==> flow/design.v <==
module alu (input signed [31:0] in1, input signed [31:0] in2, input [3:0] opCode, input [4:0] shiftAmt, output signed [31:0] result);
	assign result = opCode == 0 ? in1 + in2 :
			opCode == 1 ? in1 - in2 :
			opCode == 2 ? in1 & in2 :
			opCode == 3 ? in1 | in2 :
			opCode == 4 ? in1 << shiftAmt :
			opCode == 5 ? in1 >> shiftAmt :
			opCode == 6 ? in1 >>> shiftAmt :
			opCode == 7 ? in1 > in2 ? 1 : 0 :
			opCode == 8 ? in1 < in2 ? 1 : 0 : 0;
endmodule
module mux (input selCh, input [31:0] inCh0, input [31:0] inCh1, output [31:0] selData);
	assign selData = selCh == 0 ? inCh0 :
			  selCh == 1 ? inCh1 : 0;
endmodule
module registerFile (input wrEnable, input [4:0] wrReg, input [31:0] wrData, input [4:0] rdReg1, output [31:0] rdData1, input [4:0] rdReg2, output [31:0] rdData2, input clk);
	reg [31:0] regFile [31:0];
	assign rdData1 = regFile[rdReg1];
	assign rdData2 = regFile[rdReg2];
	always @(posedge clk) begin if (wrEnable) begin regFile[wrReg] <= wrData; end end
endmodule
module project (input wrEnable, input [4:0] wrReg, input [4:0] rdReg1, input [4:0] rdReg2, input clk, input [3:0] opCode, input [4:0] shiftAmt, output signed [31:0] result, input selCh, input [31:0] selData);
	wire [31:0] selected;
	wire signed [31:0] rdData1;
	wire signed [31:0] rdData2;
	registerFile regFile1 (wrEnable, wrReg, selected, rdReg1, rdData1, rdReg2, rdData2, clk);
	alu alu1 (rdData1, rdData2, opCode, shiftAmt, result);
	mux m1 (selCh, selData, result, selected);
endmodule
# == Reports on project ==
# Each step is given for the RTL above and for the edited RTL.
# Lines under "orig" count in the file above, lines under "edited" in the edited file.
# "change" is "edited" less "orig", of the values as shown; "change_rel_pct" is that difference over "orig", in percent.
# Library cell names are shortened.
# Not given: -
# inputs
top_module,project
clock,clk
lib,sky130hd
pvt_corner,tt_025C_1v80

# == Edit of the RTL ==
# Unified diff, file above to edited file.
# This change comes from a script, not from a designer. The edited design behaves differently; no optimisation was intended.
# begin of diff
@@ -1,3 +1,3 @@
-module alu (input signed [31:0] in1, input signed [31:0] in2, input [3:0] opCode, input [4:0] shiftAmt, output signed [31:0] result);
+module alu (input signed [23:0] in1, input signed [31:0] in2, input [3:0] opCode, input [4:0] shiftAmt, output signed [31:0] result);
 	assign result = opCode == 0 ? in1 + in2 :
 			opCode == 1 ? in1 - in2 :
# end of diff

# == Elaborated design ==
# Yosys after proc, flatten, opt, wreduce and memory -nomap, before mapping. Enables and synchronous resets that opt folds into registers are not counted as muxes. Memory bits, and registers merged into a memory's read port (data or address), are not among the register bits. Print and check cells are not counted. Equal cells are merged and count once.
# Yosys's memory passes give these memory sizes; they may raise the number of words (mostly to a power of two), join words into wider ones and drop unused or constant bits.
# word_totals
element,orig,edited,change,change_rel_pct
regBits,0,0,0,-
ramBits,1024,1024,0,0.00
n_memories,1,1,0,0.00
inputBits,59,59,0,0.00
out_inout_bits,32,32,0,0.00
elab_cells,34,34,0,0.00
# classes
element,orig,edited,change,change_rel_pct
n_addsub,2,2,0,0.00
compare,2,2,0,0.00
eq_ne,8,8,0,0.00
shift,3,3,0,0.00
n_mux,15,15,0,0.00
n_logic,2,2,0,0.00
n_reduce_logical,1,1,0,0.00
# mem_list
element,orig,edited
memory_list,regFile1.regFile 32 x 32 bit 2R1W,regFile1.regFile 32 x 32 bit 2R1W
# op_table
cell,orig,edited,change,change_rel_pct
32-bit adder,1,0,-1,-100.00
32-bit AND,1,0,-1,-100.00
32-bit greater-than comparator,1,0,-1,-100.00
32-bit less-than comparator,1,0,-1,-100.00
32-bit bitwise OR,1,0,-1,-100.00
32-bit by 5-bit left shift with 32-bit output,1,0,-1,-100.00
32-bit by 5-bit right shift with 32-bit output,1,0,-1,-100.00
32-bit by 5-bit >>> shifter with 32-bit output,1,0,-1,-100.00
32-bit subtractor,1,0,-1,-100.00
24-bit by 32-bit adder with 32-bit output,0,1,1,-
24-bit by 32-bit AND with 32-bit output,0,1,1,-
24-bit by 32-bit greater-than comparator with 1-bit output,0,1,1,-
24-bit by 32-bit less-than comparator with 1-bit output,0,1,1,-
24-bit by 32-bit bitwise OR with 32-bit output,0,1,1,-
24-bit by 5-bit left shift with 32-bit output,0,1,1,-
24-bit by 5-bit right shift with 32-bit output,0,1,1,-
24-bit by 5-bit >>> shifter with 32-bit output,0,1,1,-
24-bit by 32-bit subtractor with 32-bit output,0,1,1,-
32-bit two-way mux,11,11,0,0.00
4-bit by 3-bit equality test with 1-bit output (second input constant),4,4,0,0.00
1-bit two-way mux,3,3,0,0.00
4-bit by 2-bit equality test with 1-bit output (second input constant),2,2,0,0.00
4-bit by 1-bit equality test with 1-bit output (second input constant),1,1,0,0.00
4-bit equality test (second input constant),1,1,0,0.00
4-bit zero test,1,1,0,0.00
5-bit two-way mux,1,1,0,0.00

# == Longest topological paths ==
# Yosys ltp: most cells in a row. Word level: on the elaborated netlist, between registers, memories and ports. Mapped: between sequential cells and ports; inverters and the memories' decode and read muxes count.
# depth
element,orig,edited,change,change_rel_pct
depth_word,13,13,0,0.00
ABC_AREA,0,0,-,-
depth_mapped,25,23,-2,-8.00
ltp_nobuf,19,17,-2,-10.53

# == Mapped cells and area ==
# Source: synth_stat.txt of the flow (Yosys; design flattened, memories mapped). It holds for the ABC_AREA given above (unset counts as 0); a run with the other value may have another netlist.
# types
cell,orig,edited,change,change_rel_pct
mux2i_1,415,224,-191,-46.02
a22oi_1,178,78,-100,-56.18
mux4_1,0,34,34,-
nand3_1,75,45,-30,-40.00
nand2_1,169,144,-25,-14.79
o21ai_0,84,108,24,28.57
buf_2,56,32,-24,-42.86
a31oi_1,46,23,-23,-50.00
mux4_2,447,469,22,4.92
a21oi_1,116,95,-21,-18.10
mux2_2,32,51,19,59.38
nor2_1,188,170,-18,-9.57
and3_1,10,24,14,140.00
inv_1,91,104,13,14.29
buf_1,48,35,-13,-27.08
a21o_1,10,21,11,110.00
a221o_1,2,13,11,550.00
a22o_1,29,19,-10,-34.48
# Not every row of either side is listed.
# synth_totals
element,orig,edited,change,change_rel_pct
mapped_cells,3769,3480,-289,-7.67
area_um2,56554.2,55329.3,-1224.9,-2.17
sequential_area_um2,30749.5,30749.5,0.0,0.00
ff_cells,1024,1024,0,0.00
n_buf,299,256,-43,-14.38
# The figures by module come from a second, unflattened synthesis with its own total; it is not the netlist above.
# unflattened
element,orig,edited,change,change_rel_pct
hier_cells,4666,4675,9,0.19
area_unflattened_um2,58314.7,57761.6,-553.1,-0.95
# Each row is one instance without its submodules.
# by_module_orig
module,n_inst,cells,mod_area_um2,mod_seq_area_um2
registerFile,1,3386,48789.3,30749.5
alu,1,1244,8981.1,0.0
mux,1,36,544.3,0.0
project,1,0,0.0,0.0
# by_module_edited
module,n_inst,cells,mod_area_um2,mod_seq_area_um2
registerFile,1,3386,48789.3,30749.5
alu,1,1253,8428.1,0.0
mux,1,36,544.3,0.0
project,1,0,0.0,0.0

# == Path before layout ==
# Path of least setup slack by OpenSTA after synthesis, without wires, with an ideal clock, recovery checks aside; 20% of the period is set as input and as output delay. Where synthesis merged equal registers, the netlist keeps one of their names.
# synth_timing
element,orig,edited,change,change_rel_pct
path_type,input to output,input to output,-,-
start,in rdReg2[0],in rdReg2[0],-,-
end,out result[31],out result[31],-,-
clock_period_ps,10000,10000,0,0.00
in_delay_ps,2000,2000,0,0.00
out_delay_ps,2000,2000,0,0.00
launch_ps,2000,2000,0,0.00
arrival_time_ps,7093,7492,399,5.63
required_time_ps,8000,8000,0,0.00
setup_slack_ps,907,508,-399,-
delay_ps,5093,5492,399,7.83
stages,17,17,0,0.00
path_buffers,3,3,0,0.00
synth_period_reached_ps,9093,9492,399,4.39
# "delay_ps" is the arrival time less input delay plus setup time.
# A path that ends at an output port has no setup time.
# "stages": output pins that drive a net of the path, with the launching flip-flop's if there is one; two outputs of one cell count as two.
# "synth_period_reached_ps" = period - worst setup slack (recovery checks aside). The figure is calculated, with input and output delays left at 20% of the set period.
# Between the ends stands the longest chain of elaborated cells between them, by number of cells; it is not shown to be the way that was timed. Of several equally long chains one is given.
# A line is the first line of the expression or statement that the cell stems from. Yosys adds cells for indexed reads and writes and turns some case tables into memories.
# The chain passes a memory read, where the word-level depth is cut; so it can be longer than that depth.
# synth_between_orig
cell_sequence,clkbuf_1 -> clkbuf_1 -> buf_1 -> mux4_2 -> mux4_2 -> mux2i_1 -> ha_1 -> a211oi_1 -> o21ai_0 -> a41oi_1 -> o21bai_1 -> a311o_1 -> a31oi_1 -> o21ai_0 -> a211o_1 -> and3_1 -> o31ai_1
elab_chain_len,6
cone_cells,9
lines_between,5
classes_between,add/sub: 2; mux: 4; logic: 2; memory: 1
# synth_lines_orig
element,line,text
"start, declared",22,"module project (input wrEnable, input [4:0] wrReg, input [4:0] rdReg1, input [4:0] rdReg2, input clk, input [3 ..."
memory read 32 x 32 bit,17,reg [31:0] regFile [31:0];
32-bit bitwise OR,5,opCode == 3 ? in1 | in2 :
32-bit two-way mux,5,
32-bit two-way mux,4,opCode == 2 ? in1 & in2 :
32-bit two-way mux,3,opCode == 1 ? in1 - in2 :
32-bit two-way mux,2,assign result = opCode == 0 ? in1 + in2 :
"end, declared",22,
# synth_between_edited
cell_sequence,clkbuf_1 -> buf_1 -> buf_1 -> mux4_2 -> mux4_2 -> mux2i_1 -> ha_1 -> a211o_1 -> a2111oi_0 -> o32ai_1 -> a32o_1 -> o41ai_1 -> o21ai_0 -> a41o_1 -> a221o_1 -> nor3_1 -> nor2_1
elab_chain_len,6
cone_cells,9
lines_between,5
classes_between,add/sub: 2; mux: 4; logic: 2; memory: 1
# synth_lines_edited
element,line,text
"start, declared",22,"module project (input wrEnable, input [4:0] wrReg, input [4:0] rdReg1, input [4:0] rdReg2, input clk, input [3 ..."
memory read 32 x 32 bit,17,reg [31:0] regFile [31:0];
24-bit by 32-bit bitwise OR with 32-bit output,5,opCode == 3 ? in1 | in2 :
32-bit two-way mux,5,
32-bit two-way mux,4,opCode == 2 ? in1 & in2 :
32-bit two-way mux,3,opCode == 1 ? in1 - in2 :
32-bit two-way mux,2,assign result = opCode == 0 ? in1 + in2 :
"end, declared",22,

# == Path in the finished layout ==
# From the final timing report of the runs of pair A: the path of least setup slack in the routed layout; clock arrival at registers is part of the times.
# The report prints the path's times to 10 ps; the period is as set.
# layout_timing
element,orig,edited,change,change_rel_pct
path_type,input to output,input to output,-,-
start,in rdReg1[0],in rdReg2[0],-,-
end,out result[20],out result[31],-,-
clock_period_ps,9880,9880,0,0.00
in_delay_ps,1980,1980,0,0.00
out_delay_ps,1980,1980,0,0.00
launch_ps,1980,1980,0,0.00
arrival_time_ps,7970,7740,-230,-2.89
required_time_ps,7900,7900,0,0.00
setup_slack_ps,-70,170,240,-
stages,15,21,6,40.00
path_buffers,5,6,1,20.00
# Between the ends stands the longest chain of elaborated cells between them, by number of cells; it is not shown to be the way that was timed. Of several equally long chains one is given.
# The chain passes a memory read, where the word-level depth is cut; so it can be longer than that depth.
# layout_between_orig
cell_sequence,clkdlybuf4s50_1 -> buf_4 -> and2_2 -> buf_12 -> a22o_1 -> nor3_1 -> a211oi_1 -> inv_1 -> mux2_2 -> a21boi_0 -> o221ai_1 -> a2111oi_0 -> buf_4 -> o22ai_1 -> clkdlybuf4s50_1
elab_chain_len,9
cone_cells,15
lines_between,8
classes_between,add/sub: 2; shift: 3; mux: 7; logic: 2; memory: 1
# layout_lines_orig
element,line,text
"start, declared",22,"module project (input wrEnable, input [4:0] wrReg, input [4:0] rdReg1, input [4:0] rdReg2, input clk, input [3 ..."
memory read 32 x 32 bit,17,reg [31:0] regFile [31:0];
32-bit by 5-bit >>> shifter with 32-bit output,8,opCode == 6 ? in1 >>> shiftAmt :
32-bit two-way mux,8,
32-bit two-way mux,7,opCode == 5 ? in1 >> shiftAmt :
32-bit two-way mux,6,opCode == 4 ? in1 << shiftAmt :
32-bit two-way mux,5,opCode == 3 ? in1 | in2 :
32-bit two-way mux,4,opCode == 2 ? in1 & in2 :
32-bit two-way mux,3,opCode == 1 ? in1 - in2 :
32-bit two-way mux,2,assign result = opCode == 0 ? in1 + in2 :
"end, declared",22,
# layout_between_edited
cell_sequence,buf_8 -> buf_4 -> mux4_2 -> mux4_2 -> mux2i_1 -> buf_4 -> inv_1 -> ha_1 -> a211o_1 -> a2111oi_1 -> buf_4 -> o32ai_1 -> a32o_1 -> o41ai_1 -> buf_4 -> o21ai_0 -> a41o_1 -> a221o_1 -> nor3_1 -> nor2_1 -> clkdlybuf4s50_1
elab_chain_len,6
cone_cells,9
lines_between,5
classes_between,add/sub: 2; mux: 4; logic: 2; memory: 1
# layout_lines_edited
element,line,text
"start, declared",22,"module project (input wrEnable, input [4:0] wrReg, input [4:0] rdReg1, input [4:0] rdReg2, input clk, input [3 ..."
memory read 32 x 32 bit,17,reg [31:0] regFile [31:0];
24-bit by 32-bit bitwise OR with 32-bit output,5,opCode == 3 ? in1 | in2 :
32-bit two-way mux,5,
32-bit two-way mux,4,opCode == 2 ? in1 & in2 :
32-bit two-way mux,3,opCode == 1 ? in1 - in2 :
32-bit two-way mux,2,assign result = opCode == 0 ? in1 + in2 :
"end, declared",22,

# == Measured runs ==
# Runs of the flow (Yosys, OpenROAD) on both versions; the two runs of a pair have the same settings. The constraints put input and output delay at 20% of the set period each and load the outputs with 0.01 pF.
# settings_pair_A
period_ns,9.88
CAP_MARGIN,20
CORE_MARGIN,2
CORE_UTILIZATION,40
SLEW_MARGIN,20
# results_pair_A
element,orig,edited,change,change_rel_pct
synthesis_area_um2,56554.2,55329.3,-1224.9,-2.17
die_footprint_um2,144408.0,141316.0,-3092.0,-2.14
final_stdcell_area_um2,65426.5,63448.4,-1978.1,-3.02
worst_setup_slack_ps,-71,169,240,-
tns_ps,-71,0,71,-
fin_hold_ws_ps,2085,2081,-4,-
power_mw,11.106,10.994,-0.112,-1.01
achievedPeriod_ps,9951,9711,-240,-2.41
# settings_pair_B
CELL_PAD_IN_SITES_DETAIL_PLACEMENT,0
CORE_UTILIZATION,17
GPL_TIMING_DRIVEN,1
MAX_ROUTING_LAYER,met4
MIN_ROUTING_LAYER,met1
PLACE_DENSITY_LB_ADDON,0.22
SETUP_SLACK_MARGIN,2.12
SLEW_MARGIN,35
period_ns,15.7
CAP_MARGIN,20
CORE_MARGIN,2
# results_pair_B
element,orig,edited,change,change_rel_pct
synthesis_area_um2,56554.2,55329.3,-1224.9,-2.17
die_footprint_um2,337300.0,330045.0,-7255.0,-2.15
final_stdcell_area_um2,67452.2,66207.2,-1245.0,-1.85
worst_setup_slack_ps,2551,2401,-150,-
tns_ps,0,0,0,-
fin_hold_ws_ps,2102,2027,-75,-
power_mw,7.310,7.135,-0.175,-2.39
achievedPeriod_ps,13149,13299,150,1.14
# "achievedPeriod_ps" means the clock period less the worst setup slack. The figure is calculated, with input and output delays left at 20% of the set period.
# "power_mw" is the tool's figure for a default switching activity; nothing was simulated.
